==> flow/design.v <==
module mux2_1 (input logic in1, in2, se,
				output logic out);
always_comb
begin
	if(se)
	begin
		out = in2;
	end
	else
	begin
		out = in1;
	end
end
endmodule
module mux16_1(input logic in0, in1, in2, in3, in4, in5, in6, in7, in8, in9, in10, in11, in12,
				input logic in13, in14, in15,
				input logic [3:0] se,
				output logic out);
always_comb
begin			
	case(se)
		4'b0000:	out = in0;
		4'b0001:	out = in1;
		4'b0010:	out = in2;
		4'b0011:	out = in3;
		4'b0100:	out = in4;
		4'b0101:	out = in5;
		4'b0110:	out = in6;
		4'b0111:	out = in7;
		4'b1000:	out = in8;
		4'b1001:	out = in9;
		4'b1010:	out = in10;
		4'b1011:	out = in11;
		4'b1100:	out = in12;
		4'b1101:	out = in13;
		4'b1110:	out = in14;
		4'b1111:	out = in15;
	endcase
end
endmodule
module rng (input logic clk, reset,
				output logic [1023:0] out);
logic [239:0] temp, nxt;
always_ff @(posedge clk, negedge reset)
begin
	if (~reset)
	begin
		temp <= '1;
	end
	else
	begin
		temp <= nxt;
	end
end
assign nxt[0] = temp[0] ^ temp[4] ^ temp[20] ^ temp[72] ^ temp[206];   
assign nxt[1] = temp[1] ^ temp[5] ^ temp[21] ^ temp[73] ^ temp[207];   
assign nxt[2] = temp[2] ^ temp[6] ^ temp[22] ^ temp[74] ^ temp[208];   
assign nxt[3] = temp[3] ^ temp[7] ^ temp[23] ^ temp[75] ^ temp[209];   
assign nxt[4] = temp[4] ^ temp[8] ^ temp[24] ^ temp[76] ^ temp[212];   
assign nxt[5] = temp[5] ^ temp[9] ^ temp[25] ^ temp[77] ^ temp[213];   
assign nxt[6] = temp[6] ^ temp[10] ^ temp[26] ^ temp[78] ^ temp[214];   
assign nxt[7] = temp[7] ^ temp[11] ^ temp[27] ^ temp[79] ^ temp[215];   
assign nxt[8] = temp[8] ^ temp[12] ^ temp[28] ^ temp[80] ^ temp[218];   
assign nxt[9] = temp[9] ^ temp[13] ^ temp[29] ^ temp[81] ^ temp[219];   
assign nxt[10] = temp[10] ^ temp[14] ^ temp[30] ^ temp[82] ^ temp[220];   
assign nxt[11] = temp[11] ^ temp[15] ^ temp[31] ^ temp[83] ^ temp[221];   
assign nxt[12] = temp[12] ^ temp[16] ^ temp[32] ^ temp[84] ^ temp[224];   
assign nxt[13] = temp[13] ^ temp[17] ^ temp[33] ^ temp[85] ^ temp[225];   
assign nxt[14] = temp[14] ^ temp[18] ^ temp[34] ^ temp[86] ^ temp[226];   
assign nxt[15] = temp[15] ^ temp[19] ^ temp[35] ^ temp[87] ^ temp[227];   
assign nxt[16] = temp[16] ^ temp[20] ^ temp[36] ^ temp[88] ^ temp[230];   
assign nxt[17] = temp[17] ^ temp[21] ^ temp[37] ^ temp[89] ^ temp[231];   
assign nxt[18] = temp[18] ^ temp[22] ^ temp[38] ^ temp[90] ^ temp[232];   
assign nxt[19] = temp[19] ^ temp[23] ^ temp[39] ^ temp[91] ^ temp[233];   
assign nxt[20] = temp[20] ^ temp[24] ^ temp[40] ^ temp[92] ^ temp[236];   
assign nxt[21] = temp[21] ^ temp[25] ^ temp[41] ^ temp[93] ^ temp[237];   
assign nxt[22] = temp[22] ^ temp[26] ^ temp[42] ^ temp[94] ^ temp[238];   
assign nxt[23] = temp[23] ^ temp[27] ^ temp[43] ^ temp[95] ^ temp[239];   
assign nxt[24] = temp[24] ^ temp[28] ^ temp[44] ^ temp[96];   
assign nxt[25] = temp[25] ^ temp[29] ^ temp[45] ^ temp[97];   
assign nxt[26] = temp[26] ^ temp[30] ^ temp[46] ^ temp[98];   
assign nxt[27] = temp[27] ^ temp[31] ^ temp[47] ^ temp[99];   
assign nxt[28] = temp[28] ^ temp[32] ^ temp[48] ^ temp[100];   
assign nxt[29] = temp[29] ^ temp[33] ^ temp[49] ^ temp[101];   
assign nxt[30] = temp[30] ^ temp[34] ^ temp[50] ^ temp[102];   
assign nxt[31] = temp[31] ^ temp[35] ^ temp[51] ^ temp[103];   
assign nxt[32] = temp[32] ^ temp[36] ^ temp[52] ^ temp[104];   
assign nxt[33] = temp[33] ^ temp[37] ^ temp[53] ^ temp[105];   
assign nxt[34] = temp[34] ^ temp[38] ^ temp[54] ^ temp[106];   
assign nxt[35] = temp[35] ^ temp[39] ^ temp[55] ^ temp[107];   
assign nxt[36] = temp[36] ^ temp[40] ^ temp[56] ^ temp[108];   
assign nxt[37] = temp[37] ^ temp[41] ^ temp[57] ^ temp[109];   
assign nxt[38] = temp[38] ^ temp[42] ^ temp[58] ^ temp[110];   
assign nxt[39] = temp[39] ^ temp[43] ^ temp[59] ^ temp[111];   
assign nxt[40] = temp[40] ^ temp[44] ^ temp[60] ^ temp[112];   
assign nxt[41] = temp[41] ^ temp[45] ^ temp[61] ^ temp[113];   
assign nxt[42] = temp[42] ^ temp[46] ^ temp[62] ^ temp[114];   
assign nxt[43] = temp[43] ^ temp[47] ^ temp[63] ^ temp[115];   
assign nxt[44] = temp[44] ^ temp[48] ^ temp[64] ^ temp[116];   
assign nxt[45] = temp[45] ^ temp[49] ^ temp[65] ^ temp[117];   
assign nxt[46] = temp[46] ^ temp[50] ^ temp[66] ^ temp[118];   
assign nxt[47] = temp[47] ^ temp[51] ^ temp[67] ^ temp[119];   
assign nxt[48] = temp[48] ^ temp[52] ^ temp[68] ^ temp[120];   
assign nxt[49] = temp[49] ^ temp[53] ^ temp[69] ^ temp[121];   
assign nxt[50] = temp[50] ^ temp[54] ^ temp[70] ^ temp[122];   
assign nxt[51] = temp[51] ^ temp[55] ^ temp[71] ^ temp[123];   
assign nxt[52] = temp[52] ^ temp[56] ^ temp[72] ^ temp[124];   
assign nxt[53] = temp[53] ^ temp[57] ^ temp[73] ^ temp[125];   
assign nxt[54] = temp[54] ^ temp[58] ^ temp[74] ^ temp[126];   
assign nxt[55] = temp[55] ^ temp[59] ^ temp[75] ^ temp[127];   
assign nxt[56] = temp[56] ^ temp[60] ^ temp[76] ^ temp[128];   
assign nxt[57] = temp[57] ^ temp[61] ^ temp[77] ^ temp[129];   
assign nxt[58] = temp[58] ^ temp[62] ^ temp[78] ^ temp[130];   
assign nxt[59] = temp[59] ^ temp[63] ^ temp[79] ^ temp[131];   
assign nxt[60] = temp[60] ^ temp[64] ^ temp[80] ^ temp[132];   
assign nxt[61] = temp[61] ^ temp[65] ^ temp[81] ^ temp[133];   
assign nxt[62] = temp[62] ^ temp[66] ^ temp[82] ^ temp[134];   
assign nxt[63] = temp[63] ^ temp[67] ^ temp[83] ^ temp[135];   
assign nxt[64] = temp[64] ^ temp[68] ^ temp[84] ^ temp[136];   
assign nxt[65] = temp[65] ^ temp[69] ^ temp[85] ^ temp[137];   
assign nxt[66] = temp[66] ^ temp[70] ^ temp[86] ^ temp[138];   
assign nxt[67] = temp[67] ^ temp[71] ^ temp[87] ^ temp[139];   
assign nxt[68] = temp[68] ^ temp[72] ^ temp[88] ^ temp[140];   
assign nxt[69] = temp[69] ^ temp[73] ^ temp[89] ^ temp[141];   
assign nxt[70] = temp[70] ^ temp[74] ^ temp[90] ^ temp[142];   
assign nxt[71] = temp[71] ^ temp[75] ^ temp[91] ^ temp[143];   
assign nxt[72] = temp[72] ^ temp[76] ^ temp[92] ^ temp[144];   
assign nxt[73] = temp[73] ^ temp[77] ^ temp[93] ^ temp[145];   
assign nxt[74] = temp[74] ^ temp[78] ^ temp[94] ^ temp[146];   
assign nxt[75] = temp[75] ^ temp[79] ^ temp[95] ^ temp[147];   
assign nxt[76] = temp[76] ^ temp[80] ^ temp[96] ^ temp[148];   
assign nxt[77] = temp[77] ^ temp[81] ^ temp[97] ^ temp[149];   
assign nxt[78] = temp[78] ^ temp[82] ^ temp[98] ^ temp[150];   
assign nxt[79] = temp[79] ^ temp[83] ^ temp[99] ^ temp[151];   
assign nxt[80] = temp[80] ^ temp[84] ^ temp[100] ^ temp[152];   
assign nxt[81] = temp[81] ^ temp[85] ^ temp[101] ^ temp[153];   
assign nxt[82] = temp[82] ^ temp[86] ^ temp[102] ^ temp[154];   
assign nxt[83] = temp[83] ^ temp[87] ^ temp[103] ^ temp[155];   
assign nxt[84] = temp[84] ^ temp[88] ^ temp[104] ^ temp[156];   
assign nxt[85] = temp[85] ^ temp[89] ^ temp[105] ^ temp[157];   
assign nxt[86] = temp[86] ^ temp[90] ^ temp[106] ^ temp[158];   
assign nxt[87] = temp[87] ^ temp[91] ^ temp[107] ^ temp[159];   
assign nxt[88] = temp[88] ^ temp[92] ^ temp[108] ^ temp[160];   
assign nxt[89] = temp[89] ^ temp[93] ^ temp[109] ^ temp[161];   
assign nxt[90] = temp[90] ^ temp[94] ^ temp[110] ^ temp[162];   
assign nxt[91] = temp[91] ^ temp[95] ^ temp[111] ^ temp[163];   
assign nxt[92] = temp[92] ^ temp[96] ^ temp[112] ^ temp[164];   
assign nxt[93] = temp[93] ^ temp[97] ^ temp[113] ^ temp[165];   
assign nxt[94] = temp[94] ^ temp[98] ^ temp[114] ^ temp[166];   
assign nxt[95] = temp[95] ^ temp[99] ^ temp[115] ^ temp[167];   
assign nxt[96] = temp[96] ^ temp[100] ^ temp[116] ^ temp[168];   
assign nxt[97] = temp[97] ^ temp[101] ^ temp[117] ^ temp[169];   
assign nxt[98] = temp[98] ^ temp[102] ^ temp[118] ^ temp[170];   
assign nxt[99] = temp[99] ^ temp[103] ^ temp[119] ^ temp[171];   
assign nxt[100] = temp[100] ^ temp[104] ^ temp[120] ^ temp[172];   
assign nxt[101] = temp[101] ^ temp[105] ^ temp[121] ^ temp[173];   
assign nxt[102] = temp[102] ^ temp[106] ^ temp[122] ^ temp[174];   
assign nxt[103] = temp[103] ^ temp[107] ^ temp[123] ^ temp[175];   
assign nxt[104] = temp[104] ^ temp[108] ^ temp[124] ^ temp[176];   
assign nxt[105] = temp[105] ^ temp[109] ^ temp[125] ^ temp[177];   
assign nxt[106] = temp[106] ^ temp[110] ^ temp[126] ^ temp[178];   
assign nxt[107] = temp[107] ^ temp[111] ^ temp[127] ^ temp[179];   
assign nxt[108] = temp[108] ^ temp[112] ^ temp[128] ^ temp[180];   
assign nxt[109] = temp[109] ^ temp[113] ^ temp[129] ^ temp[181];   
assign nxt[110] = temp[110] ^ temp[114] ^ temp[130] ^ temp[182];   
assign nxt[111] = temp[111] ^ temp[115] ^ temp[131] ^ temp[183];   
assign nxt[112] = temp[112] ^ temp[116] ^ temp[132] ^ temp[184];   
assign nxt[113] = temp[113] ^ temp[117] ^ temp[133] ^ temp[185];   
assign nxt[114] = temp[114] ^ temp[118] ^ temp[134] ^ temp[186];   
assign nxt[115] = temp[115] ^ temp[119] ^ temp[135] ^ temp[187];   
assign nxt[116] = temp[116] ^ temp[120] ^ temp[136] ^ temp[188];   
assign nxt[117] = temp[117] ^ temp[121] ^ temp[137] ^ temp[189];   
assign nxt[118] = temp[118] ^ temp[122] ^ temp[138] ^ temp[190];   
assign nxt[119] = temp[119] ^ temp[123] ^ temp[139] ^ temp[191];   
assign nxt[120] = temp[120] ^ temp[124] ^ temp[140] ^ temp[192];   
assign nxt[121] = temp[121] ^ temp[125] ^ temp[141] ^ temp[193];   
assign nxt[122] = temp[122] ^ temp[126] ^ temp[142] ^ temp[194];   
assign nxt[123] = temp[123] ^ temp[127] ^ temp[143] ^ temp[195];   
assign nxt[124] = temp[124] ^ temp[128] ^ temp[144] ^ temp[196];   
assign nxt[125] = temp[125] ^ temp[129] ^ temp[145] ^ temp[197];   
assign nxt[126] = temp[126] ^ temp[130] ^ temp[146] ^ temp[198];   
assign nxt[127] = temp[127] ^ temp[131] ^ temp[147] ^ temp[199];   
assign nxt[128] = temp[128] ^ temp[132] ^ temp[148] ^ temp[200];   
assign nxt[129] = temp[129] ^ temp[133] ^ temp[149] ^ temp[201];   
assign nxt[130] = temp[130] ^ temp[134] ^ temp[150] ^ temp[202];   
assign nxt[131] = temp[131] ^ temp[135] ^ temp[151] ^ temp[203];   
assign nxt[132] = temp[132] ^ temp[136] ^ temp[152] ^ temp[204];   
assign nxt[133] = temp[133] ^ temp[137] ^ temp[153] ^ temp[205];   
assign nxt[134] = temp[134] ^ temp[138] ^ temp[154] ^ temp[206];   
assign nxt[135] = temp[135] ^ temp[139] ^ temp[155] ^ temp[207];   
assign nxt[136] = temp[136] ^ temp[140] ^ temp[156] ^ temp[210];   
assign nxt[137] = temp[137] ^ temp[141] ^ temp[157] ^ temp[211];   
assign nxt[138] = temp[138] ^ temp[142] ^ temp[158] ^ temp[212];   
assign nxt[139] = temp[139] ^ temp[143] ^ temp[159] ^ temp[213];   
assign nxt[140] = temp[140] ^ temp[144] ^ temp[160] ^ temp[216];   
assign nxt[141] = temp[141] ^ temp[145] ^ temp[161] ^ temp[217];   
assign nxt[142] = temp[142] ^ temp[146] ^ temp[162] ^ temp[218];   
assign nxt[143] = temp[143] ^ temp[147] ^ temp[163] ^ temp[219];   
assign nxt[144] = temp[144] ^ temp[148] ^ temp[164] ^ temp[222];   
assign nxt[145] = temp[145] ^ temp[149] ^ temp[165] ^ temp[223];   
assign nxt[146] = temp[146] ^ temp[150] ^ temp[166] ^ temp[224];   
assign nxt[147] = temp[147] ^ temp[151] ^ temp[167] ^ temp[225];   
assign nxt[148] = temp[148] ^ temp[152] ^ temp[168] ^ temp[228];   
assign nxt[149] = temp[149] ^ temp[153] ^ temp[169] ^ temp[229];   
assign nxt[150] = temp[150] ^ temp[154] ^ temp[170] ^ temp[230];   
assign nxt[151] = temp[151] ^ temp[155] ^ temp[171] ^ temp[231];   
assign nxt[152] = temp[152] ^ temp[156] ^ temp[172] ^ temp[234];   
assign nxt[153] = temp[153] ^ temp[157] ^ temp[173] ^ temp[235];   
assign nxt[154] = temp[154] ^ temp[158] ^ temp[174] ^ temp[236];   
assign nxt[155] = temp[155] ^ temp[159] ^ temp[175] ^ temp[237];   
assign nxt[156] = temp[156] ^ temp[160] ^ temp[176];   
assign nxt[157] = temp[157] ^ temp[161] ^ temp[177];   
assign nxt[158] = temp[158] ^ temp[162] ^ temp[178];   
assign nxt[159] = temp[159] ^ temp[163] ^ temp[179];   
assign nxt[160] = temp[160] ^ temp[164] ^ temp[180];   
assign nxt[161] = temp[161] ^ temp[165] ^ temp[181];   
assign nxt[162] = temp[162] ^ temp[166] ^ temp[182];   
assign nxt[163] = temp[163] ^ temp[167] ^ temp[183];   
assign nxt[164] = temp[164] ^ temp[168] ^ temp[184];   
assign nxt[165] = temp[165] ^ temp[169] ^ temp[185];   
assign nxt[166] = temp[166] ^ temp[170] ^ temp[186];   
assign nxt[167] = temp[167] ^ temp[171] ^ temp[187];   
assign nxt[168] = temp[168] ^ temp[172] ^ temp[188];   
assign nxt[169] = temp[169] ^ temp[173] ^ temp[189];   
assign nxt[170] = temp[170] ^ temp[174] ^ temp[190];   
assign nxt[171] = temp[171] ^ temp[175] ^ temp[191];   
assign nxt[172] = temp[172] ^ temp[176] ^ temp[192];   
assign nxt[173] = temp[173] ^ temp[177] ^ temp[193];   
assign nxt[174] = temp[174] ^ temp[178] ^ temp[194];   
assign nxt[175] = temp[175] ^ temp[179] ^ temp[195];   
assign nxt[176] = temp[176] ^ temp[180] ^ temp[196];   
assign nxt[177] = temp[177] ^ temp[181] ^ temp[197];   
assign nxt[178] = temp[178] ^ temp[182] ^ temp[198];   
assign nxt[179] = temp[179] ^ temp[183] ^ temp[199];   
assign nxt[180] = temp[180] ^ temp[184] ^ temp[200];   
assign nxt[181] = temp[181] ^ temp[185] ^ temp[201];   
assign nxt[182] = temp[182] ^ temp[186] ^ temp[202];   
assign nxt[183] = temp[183] ^ temp[187] ^ temp[203];   
assign nxt[184] = temp[184] ^ temp[188] ^ temp[204];   
assign nxt[185] = temp[185] ^ temp[189] ^ temp[205];   
assign nxt[186] = temp[186] ^ temp[190] ^ temp[206];   
assign nxt[187] = temp[187] ^ temp[191] ^ temp[207];   
assign nxt[188] = temp[188] ^ temp[192] ^ temp[210];   
assign nxt[189] = temp[189] ^ temp[193] ^ temp[211];   
assign nxt[190] = temp[190] ^ temp[194] ^ temp[212];   
assign nxt[191] = temp[191] ^ temp[195] ^ temp[213];   
assign nxt[192] = temp[192] ^ temp[196] ^ temp[216];   
assign nxt[193] = temp[193] ^ temp[197] ^ temp[217];   
assign nxt[194] = temp[194] ^ temp[198] ^ temp[218];   
assign nxt[195] = temp[195] ^ temp[199] ^ temp[219];   
assign nxt[196] = temp[196] ^ temp[200] ^ temp[222];   
assign nxt[197] = temp[197] ^ temp[201] ^ temp[223];   
assign nxt[198] = temp[198] ^ temp[202] ^ temp[224];   
assign nxt[199] = temp[199] ^ temp[203] ^ temp[225];   
assign nxt[200] = temp[200] ^ temp[204] ^ temp[228];   
assign nxt[201] = temp[201] ^ temp[205] ^ temp[229];   
assign nxt[202] = temp[202] ^ temp[206] ^ temp[230];   
assign nxt[203] = temp[203] ^ temp[207] ^ temp[231];   
assign nxt[204] = temp[204] ^ temp[210] ^ temp[234];   
assign nxt[205] = temp[205] ^ temp[211] ^ temp[235];   
assign nxt[206] = temp[206] ^ temp[212] ^ temp[236];   
assign nxt[207] = temp[207] ^ temp[213] ^ temp[237];   
assign nxt[208] = temp[208] ^ temp[214] ^ temp[238];   
assign nxt[209] = temp[209] ^ temp[215] ^ temp[239];   
assign nxt[210] = temp[210] ^ temp[216];   
assign nxt[211] = temp[211] ^ temp[217];   
assign nxt[212] = temp[212] ^ temp[218];   
assign nxt[213] = temp[213] ^ temp[219];   
assign nxt[214] = temp[214] ^ temp[220];   
assign nxt[215] = temp[215] ^ temp[221];   
assign nxt[216] = temp[216] ^ temp[222];   
assign nxt[217] = temp[217] ^ temp[223];   
assign nxt[218] = temp[218] ^ temp[224];   
assign nxt[219] = temp[219] ^ temp[225];   
assign nxt[220] = temp[220] ^ temp[226];   
assign nxt[221] = temp[221] ^ temp[227];   
assign nxt[222] = temp[222] ^ temp[228];   
assign nxt[223] = temp[223] ^ temp[229];   
assign nxt[224] = temp[224] ^ temp[230];   
assign nxt[225] = temp[225] ^ temp[231];   
assign nxt[226] = temp[226] ^ temp[232];   
assign nxt[227] = temp[227] ^ temp[233];   
assign nxt[228] = temp[228] ^ temp[234];   
assign nxt[229] = temp[229] ^ temp[235];   
assign nxt[230] = temp[230] ^ temp[236];   
assign nxt[231] = temp[231] ^ temp[237];   
assign nxt[232] = temp[232] ^ temp[238];   
assign nxt[233] = temp[233] ^ temp[239];   
assign nxt[234] = temp[234];   
assign nxt[235] = temp[235];   
assign nxt[236] = temp[236];   
assign nxt[237] = temp[237];   
assign nxt[238] = temp[238];   
assign nxt[239] = temp[239];   
always_comb
begin
	out = '1;
	out[456] = temp[0];
	out[457] = temp[1];
	out[458] = temp[2];
	out[459] = temp[3];
	out[466] = temp[4];
	out[467] = temp[5];
	out[468] = temp[6];
	out[469] = temp[7];
	out[476] = temp[8];
	out[477] = temp[9];
	out[478] = temp[10];
	out[479] = temp[11];
	out[486] = temp[12];
	out[487] = temp[13];
	out[488] = temp[14];
	out[489] = temp[15];
	out[496] = temp[16];
	out[497] = temp[17];
	out[498] = temp[18];
	out[499] = temp[19];
	out[506] = temp[20];
	out[507] = temp[21];
	out[508] = temp[22];
	out[509] = temp[23];
	out[516] = temp[24];
	out[517] = temp[25];
	out[518] = temp[26];
	out[519] = temp[27];
	out[526] = temp[28];
	out[527] = temp[29];
	out[528] = temp[30];
	out[529] = temp[31];
	out[536] = temp[32];
	out[537] = temp[33];
	out[538] = temp[34];
	out[539] = temp[35];
	out[546] = temp[36];
	out[547] = temp[37];
	out[548] = temp[38];
	out[549] = temp[39];
	out[556] = temp[40];
	out[557] = temp[41];
	out[558] = temp[42];
	out[559] = temp[43];
	out[566] = temp[44];
	out[567] = temp[45];
	out[568] = temp[46];
	out[569] = temp[47];
	out[576] = temp[48];
	out[577] = temp[49];
	out[578] = temp[50];
	out[579] = temp[51];
	out[586] = temp[52];
	out[587] = temp[53];
	out[588] = temp[54];
	out[589] = temp[55];
	out[596] = temp[56];
	out[597] = temp[57];
	out[598] = temp[58];
	out[599] = temp[59];
	out[606] = temp[60];
	out[607] = temp[61];
	out[608] = temp[62];
	out[609] = temp[63];
	out[616] = temp[64];
	out[617] = temp[65];
	out[618] = temp[66];
	out[619] = temp[67];
	out[626] = temp[68];
	out[627] = temp[69];
	out[628] = temp[70];
	out[629] = temp[71];
	out[636] = temp[72];
	out[637] = temp[73];
	out[638] = temp[74];
	out[639] = temp[75];
	out[646] = temp[76];
	out[647] = temp[77];
	out[648] = temp[78];
	out[649] = temp[79];
	out[656] = temp[80];
	out[657] = temp[81];
	out[658] = temp[82];
	out[659] = temp[83];
	out[666] = temp[84];
	out[667] = temp[85];
	out[668] = temp[86];
	out[669] = temp[87];
	out[676] = temp[88];
	out[677] = temp[89];
	out[678] = temp[90];
	out[679] = temp[91];
	out[686] = temp[92];
	out[687] = temp[93];
	out[688] = temp[94];
	out[689] = temp[95];
	out[696] = temp[96];
	out[697] = temp[97];
	out[698] = temp[98];
	out[699] = temp[99];
	out[706] = temp[100];
	out[707] = temp[101];
	out[708] = temp[102];
	out[709] = temp[103];
	out[716] = temp[104];
	out[717] = temp[105];
	out[718] = temp[106];
	out[719] = temp[107];
	out[726] = temp[108];
	out[727] = temp[109];
	out[728] = temp[110];
	out[729] = temp[111];
	out[736] = temp[112];
	out[737] = temp[113];
	out[738] = temp[114];
	out[739] = temp[115];
	out[746] = temp[116];
	out[747] = temp[117];
	out[748] = temp[118];
	out[749] = temp[119];
	out[756] = temp[120];
	out[757] = temp[121];
	out[758] = temp[122];
	out[759] = temp[123];
	out[766] = temp[124];
	out[767] = temp[125];
	out[768] = temp[126];
	out[769] = temp[127];
	out[776] = temp[128];
	out[777] = temp[129];
	out[778] = temp[130];
	out[779] = temp[131];
	out[786] = temp[132];
	out[787] = temp[133];
	out[788] = temp[134];
	out[789] = temp[135];
	out[796] = temp[136];
	out[797] = temp[137];
	out[798] = temp[138];
	out[799] = temp[139];
	out[806] = temp[140];
	out[807] = temp[141];
	out[808] = temp[142];
	out[809] = temp[143];
	out[816] = temp[144];
	out[817] = temp[145];
	out[818] = temp[146];
	out[819] = temp[147];
	out[826] = temp[148];
	out[827] = temp[149];
	out[828] = temp[150];
	out[829] = temp[151];
	out[836] = temp[152];
	out[837] = temp[153];
	out[838] = temp[154];
	out[839] = temp[155];
	out[846] = temp[156];
	out[847] = temp[157];
	out[848] = temp[158];
	out[849] = temp[159];
	out[856] = temp[160];
	out[857] = temp[161];
	out[858] = temp[162];
	out[859] = temp[163];
	out[866] = temp[164];
	out[867] = temp[165];
	out[868] = temp[166];
	out[869] = temp[167];
	out[876] = temp[168];
	out[877] = temp[169];
	out[878] = temp[170];
	out[879] = temp[171];
	out[886] = temp[172];
	out[887] = temp[173];
	out[888] = temp[174];
	out[889] = temp[175];
	out[896] = temp[176];
	out[897] = temp[177];
	out[898] = temp[178];
	out[899] = temp[179];
	out[906] = temp[180];
	out[907] = temp[181];
	out[908] = temp[182];
	out[909] = temp[183];
	out[916] = temp[184];
	out[917] = temp[185];
	out[918] = temp[186];
	out[919] = temp[187];
	out[926] = temp[188];
	out[927] = temp[189];
	out[928] = temp[190];
	out[929] = temp[191];
	out[936] = temp[192];
	out[937] = temp[193];
	out[938] = temp[194];
	out[939] = temp[195];
	out[946] = temp[196];
	out[947] = temp[197];
	out[948] = temp[198];
	out[949] = temp[199];
	out[956] = temp[200];
	out[957] = temp[201];
	out[958] = temp[202];
	out[959] = temp[203];
	out[966] = temp[204];
	out[967] = temp[205];
	out[968] = temp[206];
	out[969] = temp[207];
	out[970] = temp[208];
	out[971] = temp[209];
	out[976] = temp[210];
	out[977] = temp[211];
	out[978] = temp[212];
	out[979] = temp[213];
	out[980] = temp[214];
	out[981] = temp[215];
	out[986] = temp[216];
	out[987] = temp[217];
	out[988] = temp[218];
	out[989] = temp[219];
	out[990] = temp[220];
	out[991] = temp[221];
	out[996] = temp[222];
	out[997] = temp[223];
	out[998] = temp[224];
	out[999] = temp[225];
	out[1000] = temp[226];
	out[1001] = temp[227];
	out[1006] = temp[228];
	out[1007] = temp[229];
	out[1008] = temp[230];
	out[1009] = temp[231];
	out[1010] = temp[232];
	out[1011] = temp[233];
	out[1016] = temp[234];
	out[1017] = temp[235];
	out[1018] = temp[236];
	out[1019] = temp[237];
	out[1020] = temp[238];
	out[1021] = temp[239];
end
endmodule
module d_ff (input logic d, strobe, clk, reset,
			output logic q);
logic strobe_q;
always_ff@(posedge clk, negedge reset)
begin
	if(~reset)
	begin
		q <= 0;
		strobe_q <= 1'b1;
	end
	else
	begin
		strobe_q <= strobe;
		if (strobe & ~strobe_q)
			q <= d;
	end
end
endmodule
module lut_int (input logic in, reset, clk,
				input logic [7:0] challenge,
				output logic out);
logic top_lo, top_hi, top_chain, bottom_lo, bottom_hi, bottom_chain;
logic [1023:0] mem;
rng rng1(.clk(clk), .reset(reset), .out(mem));
mux2_1 t0(.in1(mem[456]), .in2(mem[457]), .se(in), .out(top_lo));
mux2_1 t1(.in1(mem[458]), .in2(mem[459]), .se(in), .out(top_hi));
mux2_1 t2(.in1(top_lo), .in2(top_hi), .se(challenge[7]), .out(top_chain));
mux2_1 b0(.in1(mem[968]), .in2(mem[969]), .se(in), .out(bottom_lo));
mux2_1 b1(.in1(mem[970]), .in2(mem[971]), .se(in), .out(bottom_hi));
mux2_1 b2(.in1(bottom_lo), .in2(bottom_hi), .se(challenge[7]), .out(bottom_chain));
d_ff d0(.d(top_chain), .strobe(bottom_chain), .clk(clk), .reset(reset), .q(out));
endmodule
module chain(input logic [7:0] challenge,
			input logic in, reset, clk,
			output logic [7:0] out_chain);
wire [7:0] temp_chain;
lut_int c1(.in(in), .reset(reset), .clk(clk), .challenge(challenge), .out(temp_chain[0]));
lut_int c2(.in(in), .reset(reset), .clk(clk), .challenge(challenge), .out(temp_chain[1]));
lut_int c3(.in(in), .reset(reset), .clk(clk), .challenge(challenge), .out(temp_chain[2]));
lut_int c4(.in(in), .reset(reset), .clk(clk), .challenge(challenge), .out(temp_chain[3]));
lut_int c5(.in(in), .reset(reset), .clk(clk), .challenge(challenge), .out(temp_chain[4]));
lut_int c6(.in(in), .reset(reset), .clk(clk), .challenge(challenge), .out(temp_chain[5]));
lut_int c7(.in(in), .reset(reset), .clk(clk), .challenge(challenge), .out(temp_chain[6]));
lut_int c8(.in(in), .reset(reset), .clk(clk), .challenge(challenge), .out(temp_chain[7]));
assign out_chain = temp_chain;
endmodule
module lfsr #(parameter size = 8) (input logic clk, en_lfsr, reset,
									input logic [size-1 : 0] in_lfsr,
									output logic [size-1 : 0] out_lfsr);
logic shift;
always_ff@(posedge clk, negedge reset)
begin
	if(~reset)
	begin
		out_lfsr <= '0;
		shift <= 1'b0;
	end
	else
	begin
		if (en_lfsr)
		begin
			shift <= out_lfsr[7] ^ out_lfsr[6] ^ out_lfsr[5] ^ out_lfsr[0];
			out_lfsr <= {shift, out_lfsr[size-2:0]};
		end
		else
		begin
			out_lfsr <= in_lfsr;
		end
	end
end
endmodule
module arbiter_puf #(parameter challenge_size = 8, response_width = 24)
					(input logic [challenge_size-1 : 0] challenge,
					input logic clk, reset,
					output logic [response_width-1 : 0] response);
logic [challenge_size-1 : 0] out_lfsr;
logic [31:0] out_muxchain;
logic temp_out_mux1, temp_out_mux2;
logic out_mux1, out_mux2, en;
logic [7:0] count;
logic temp_comp;
logic [response_width-1 : 0] temp_response;
lfsr #(challenge_size) lfsr1(.clk(clk), .en_lfsr(en), .reset(reset), .in_lfsr(challenge), .out_lfsr(out_lfsr));
logic [7:0] out_chain0, out_chain1;
chain c0 (.in(en), .clk(clk), .reset(reset), .challenge(out_lfsr), .out_chain(out_chain0));
chain c1 (.in(en), .clk(clk), .reset(reset), .challenge(out_lfsr), .out_chain(out_chain1));
assign out_muxchain[7:0] = out_chain0;
assign out_muxchain[15:8] = out_chain1;
assign out_muxchain[31:16] = '0;
mux16_1 m3(.in0(out_muxchain[0]), .in1(out_muxchain[1]), .in2(out_muxchain[2]), .in3(out_muxchain[3]), .in4(out_muxchain[4]), .in5(out_muxchain[5]), .in6(out_muxchain[6]), .in7(out_muxchain[7]), .in8(out_muxchain[8]), .in9(out_muxchain[9]), .in10(out_muxchain[10]), .in11(out_muxchain[11]), .in12(out_muxchain[12]), .in13(out_muxchain[13]), .in14(out_muxchain[14]), .in15(out_muxchain[15]), .se(out_lfsr[3:0]), .out(temp_out_mux1)); 
mux16_1 m4(.in0(out_muxchain[16]), .in1(out_muxchain[17]), .in2(out_muxchain[18]), .in3(out_muxchain[19]), .in4(out_muxchain[20]), .in5(out_muxchain[21]), .in6(out_muxchain[22]), .in7(out_muxchain[23]), .in8(out_muxchain[24]), .in9(out_muxchain[25]), .in10(out_muxchain[26]), .in11(out_muxchain[27]), .in12(out_muxchain[28]), .in13(out_muxchain[29]), .in14(out_muxchain[30]), .in15(out_muxchain[31]), .se(out_lfsr[7:4]), .out(temp_out_mux2));
assign  out_mux1 = temp_out_mux1;
assign  out_mux2 = temp_out_mux2;
always_ff@(posedge clk, negedge reset)
begin:SEQ
	if(~reset)
	begin
		count <= '0;
		temp_response <= '0;
		temp_comp <= '0;
		response <= '0;
		en <= 0;
	end
	else
	begin
		if(count < response_width)
		begin
			if(out_mux1 > out_mux2)
			begin
				temp_comp <= 1;
			end
			else
			begin
				temp_comp <= 0;
			end
			temp_response <= {temp_comp, temp_response[response_width-1 : 1]};
			count <= count + 1;
			en <= 1;
		end
		else if (count == response_width)
		begin
			en <= 0;
			response <= temp_response;
			count <= '0;
		end
	end
end
endmodule
# Tool chain data of arbiter_puf
# Tool output for the design above, in the order of the flow.
# Line numbers count from 1 in the design file above.
# Operators carry their Yosys type and port widths (W data, S select, Z words).
# Library cell names are shortened.
# The mark -- stands for no value.
[design] top_module="arbiter_puf" clock="clk" library="sky130hd" corner="tt_025C_1v80"

# Word-level counts
# Source: Yosys, flattened and elaborated, memories not mapped. Widths are those after wreduce. Registers that Yosys merges into a memory's read port (data or address) are not register bits. Print and check cells do not count. Equal cells are merged and count once.
[word_totals] regBits=3843 latchBits=0 ram_bits=0 mem_bits_ro=0 clocked_rd_ports_x_width=0 n_memories=0 input_bits=10 output_inout_bits=24
[op_classes] add_sub_neg=1 mul=0 n_div=0 compare=2 eq_ne=31 shift=0 n_mux=104 n_logic=10020 n_reduce_logical=5
[op_table] cell="$xor A1 B1 Y1" n=9667
[op_table] cell="$not A1 Y1" n=337
[op_table] cell="$mux W1" n=100
[op_table] cell="$eq A4 B4 Y1 const B" n=16
[op_table] cell="$eq A4 B3 Y1 const B" n=8
[op_table] cell="$mux W8" n=3
[op_table] cell="$and A1 B1 Y1" n=16
[op_table] cell="$reduce_or A16 Y1" n=1
[op_table] cell="$eq A4 B2 Y1 const B" n=4
[op_table] cell="$pmux W1 S16" n=1
[op_table] cell="$eq A4 B1 Y1 const B" n=2
[op_table] cell="$logic_not A4 Y1" n=2
[op_table] cell="$add A8 B1 Y8 const B" n=1
[op_table] cell="$lt A8 B5 Y1 const B" n=1
[op_table] cell="$eq A8 B5 Y1 const B" n=1
[op_table] cell="$reduce_and A2 Y1" n=1
[op_table] cell="$reduce_bool A2 Y1" n=1
[op_table] cell="$gt A1 B1 Y1" n=1

# Longest topological paths
# Yosys ltp: most cells in a row. Word level: on the elaborated netlist, between registers, memories and ports. Mapped: between sequential cells and ports; inverters and the memories' decode and read muxes count.
[depth] ltp_word=5 abc_area=0 mapped_depth=6 depth_no_buf=5

# Netlist
# The flow's flattened synthesis, as Yosys stat reports it; memories are mapped. The netlist is that of the ABC_AREA named above (0 if unset); the other value can give another one.
# The area totals of this step are shown rounded.
[mapped] cells=14215 synth_area_um2=190000 seq_area_um2=101000 flip_flops=3842
[by_type] cell="dfstp_2" n=3760 area_total_um2=9.88E+04
[by_type] cell="xnor2_1" n=7268 area_total_um2=6.37E+04
[by_type] cell="xor2_1" n=2400 area_total_um2=2.1E+04
[by_type] cell="dfrtp_1" n=82 area_total_um2=2.05E+03
[by_type] cell="clkbuf_1" n=374 area_total_um2=1.4E+03
[by_type] cell="mux4_1" n=18 area_total_um2=472.954
[by_type] cell="mux2_2" n=36 area_total_um2=405.389
[by_type] cell="inv_1" n=98 area_total_um2=367.853
[by_type] cell="mux4_2" n=16 area_total_um2=360.346
[by_type] cell="nand2_1" n=80 area_total_um2=300.288
[by_type] cell="mux2_4" n=12 area_total_um2=180.173
[by_type] cell="nor2b_4" n=12 area_total_um2=165.158
[by_type] cell="clkbuf_8" n=5 area_total_um2=68.816
[by_type] cell="buf_2" n=12 area_total_um2=60.058
[by_type] cell="buf_6" n=3 area_total_um2=33.782
[by_type] cell="nor2b_1" n=5 area_total_um2=31.28
[by_type] cell="mux2i_1" n=3 area_total_um2=30.029
[by_type] cell="a2111oi_4" n=1 area_total_um2=27.526
# Not listed: further types 16, cells in them 30.
# By module: a second synthesis without flattening, with its own total; a netlist apart from the flattened one above.
[hier_totals] cells_unflattened=26547 area_unflattened_um2=287000
# Rows give one instance, submodules left out.
[by_module] module="rng" n_inst=16 n_cells=1638 area_um2=17600 mod_seq_area_um2=6150
[by_module] module="arbiter_puf" n_inst=1 n_cells=142 area_um2=2350 mod_seq_area_um2=1450
[by_module] module="mux2_1" n_inst=96 n_cells=1 area_um2=15.0 mod_seq_area_um2=0.0
[by_module] module="d_ff" n_inst=16 n_cells=4 area_um2=80.1 mod_seq_area_um2=51.3
[by_module] module="lfsr #(size=8)" n_inst=1 n_cells=23 area_um2=355 mod_seq_area_um2=225
[by_module] module="mux16_1" n_inst=2 n_cells=7 area_um2=135 mod_seq_area_um2=0.0
[by_module] module="chain" n_inst=2 n_cells=0 area_um2=0.0 mod_seq_area_um2=0.0
[by_module] module="lut_int" n_inst=16 n_cells=0 area_um2=0.0 mod_seq_area_um2=0.0

# Path before layout
# Source: OpenSTA report_checks on the synthesized netlist (no wires, ideal clock, input and output delay 20% of the period each), path of least setup slack; recovery checks are left aside. Register names are those of the netlist, which keeps one name where synthesis merged equal registers.
[synth_path] kind="reg2out" from="register response[0]" to="output port response[0]" tclk_ns=8.0 output_delay_ns=1.600 t_first_pin_ns=0.000 t_arrival_ns=0.382 slack_ns=6.018 delay_ns=0.382 stages=1 n_path_buf=0 period_less_setup_slack_ns=1.982
# "delay_ns" = arrival - input delay + setup time.
# At an output port there is no setup time.
# "stages" counts driving pins, that of a launching flip-flop among them; a cell with two outputs on the path counts twice.
# "period_less_setup_slack_ns" is the clock period less the worst setup slack; recovery checks do not enter. This is arithmetic on one report: input and output delays are still those of the set period (20% each).
[synth_via] path_cell_list="dfrtp_1" elab_chain_len=0 cells_between=0
[synth_lines] item="start, declared" line_no=614 source="output logic [response_width-1 : 0] response);"
[synth_lines] item="start, assigned" line_no=640 source="response <= '0;"
[synth_lines] item="start, assigned" line_no=662 source="response <= temp_response;"
[synth_lines] item="end, declared" line_no=614

# Path in the finished layout
# From the final timing report of job 2: the path of least setup slack in the routed layout; clock arrival at registers is part of the times.
[layout_path] kind="reg2out" from="register response[2]" to="output port response[2]" tclk_ns=6.32 output_delay_ns=1.26 t_first_pin_ns=0.96 t_arrival_ns=1.89 slack_ns=3.17 stages=2 n_path_buf=1
[layout_via] path_cell_list="dfrtp_1 -> clkdlybuf4s50_1" elab_chain_len=0 cells_between=0
[layout_lines] item="start, declared" line_no=614 source="output logic [response_width-1 : 0] response);"
[layout_lines] item="start, assigned" line_no=640 source="response <= '0;"
[layout_lines] item="start, assigned" line_no=662 source="response <= temp_response;"
[layout_lines] item="end, declared" line_no=614

Ticket comment

Top module arbiter_puf; platform sky130hd; tools Yosys and OpenROAD; 2 stored runs in no particular order. Input and output delays are each 20% of the period that was set; the output load is 0.01 pF.
"achieved_clock_period_ns" = clock period - worst setup slack. The figure is calculated, with input and output delays left at 20% of the set period.
By "power.total_mw" is meant OpenSTA's value without simulated activity: inputs other than the clock are taken to toggle once in ten clock periods, and the tool carries that through the logic.
Values from the reports are rounded here.

[flow] job 1: files
==> flow/run.sh <==
#!/bin/bash
# the make line also repeats the synthesis and layout settings of config.mk as NAME=value (left out here)
make -C /OpenROAD-flow-scripts/flow DESIGN_CONFIG=/design/flow/config.mk WORK_HOME=/design/flow/orfs CLKGATE_MAP_FILE= finish
==> flow/config.mk <==
export PLATFORM = sky130hd
export DESIGN_NAME = arbiter_puf
export DESIGN_NICKNAME = arbiter_puf
export VERILOG_FILES = /design/flow/design.v
export SDC_FILE = /design/flow/constraint.sdc
export NUM_CORES = 4
export LEC_CHECK = 0
export CAP_MARGIN = 40
export CELL_PAD_IN_SITES_DETAIL_PLACEMENT = 0
export CELL_PAD_IN_SITES_GLOBAL_PLACEMENT = 2
export CORE_ASPECT_RATIO = 1.83
export CORE_MARGIN = 5
export CORE_UTILIZATION = 69
export CTS_CLUSTER_DIAMETER = 194
export GPL_TIMING_DRIVEN = 0
export MAX_ROUTING_LAYER = met4
export PLACE_DENSITY = 0.58
export SETUP_SLACK_MARGIN = 1.43
export SLEW_MARGIN = 20
export TNS_END_PERCENT = 45
==> flow/constraint.sdc <==
create_clock -name core_clock -period 5.22 [get_ports {clk}]
set_input_delay 1.0440 -clock core_clock [delete_from_list [all_inputs] [get_ports {clk}]]
set_output_delay 1.0440 -clock core_clock [all_outputs]
set_load 0.01 [all_outputs]

[flow] job 1: did not finish, placement stopped with GPL-0301

[flow] job 2: files
==> flow/run.sh <==
#!/bin/bash
# the make line also repeats the synthesis and layout settings of config.mk as NAME=value (left out here)
make -C /OpenROAD-flow-scripts/flow DESIGN_CONFIG=/design/flow/config.mk WORK_HOME=/design/flow/orfs CLKGATE_MAP_FILE= finish
==> flow/config.mk <==
export PLATFORM = sky130hd
export DESIGN_NAME = arbiter_puf
export DESIGN_NICKNAME = arbiter_puf
export VERILOG_FILES = /design/flow/design.v
export SDC_FILE = /design/flow/constraint.sdc
export NUM_CORES = 4
export LEC_CHECK = 0
export CAP_MARGIN = 35
export CELL_PAD_IN_SITES_DETAIL_PLACEMENT = 0
export CELL_PAD_IN_SITES_GLOBAL_PLACEMENT = 3
export CORE_MARGIN = 5
export CORE_UTILIZATION = 46
export CTS_CLUSTER_SIZE = 20
export GPL_ROUTABILITY_DRIVEN = 0
export GPL_TIMING_DRIVEN = 1
export HOLD_SLACK_MARGIN = 0.06
export MAX_ROUTING_LAYER = met4
export MIN_ROUTING_LAYER = met2
export PLACE_DENSITY = 0.73
export SLEW_MARGIN = 35
==> flow/constraint.sdc <==
create_clock -name core_clock -period 6.32 [get_ports {clk}]
set_input_delay 1.2640 -clock core_clock [delete_from_list [all_inputs] [get_ports {clk}]]
set_output_delay 1.2640 -clock core_clock [all_outputs]
set_load 0.01 [all_outputs]

[flow] job 2: metrics
[metrics] final_stdcell_area_um2 = 211000
[metrics] final_setup_tns_ns = 0.000
[metrics] setup_worst_slack_ns = 3.17
[metrics] die_footprint_um2 = 425000
[metrics] achieved_clock_period_ns = 3.151
[metrics] synth_chip_area_um2 = 190000
[metrics] power.total_mw = 51.5
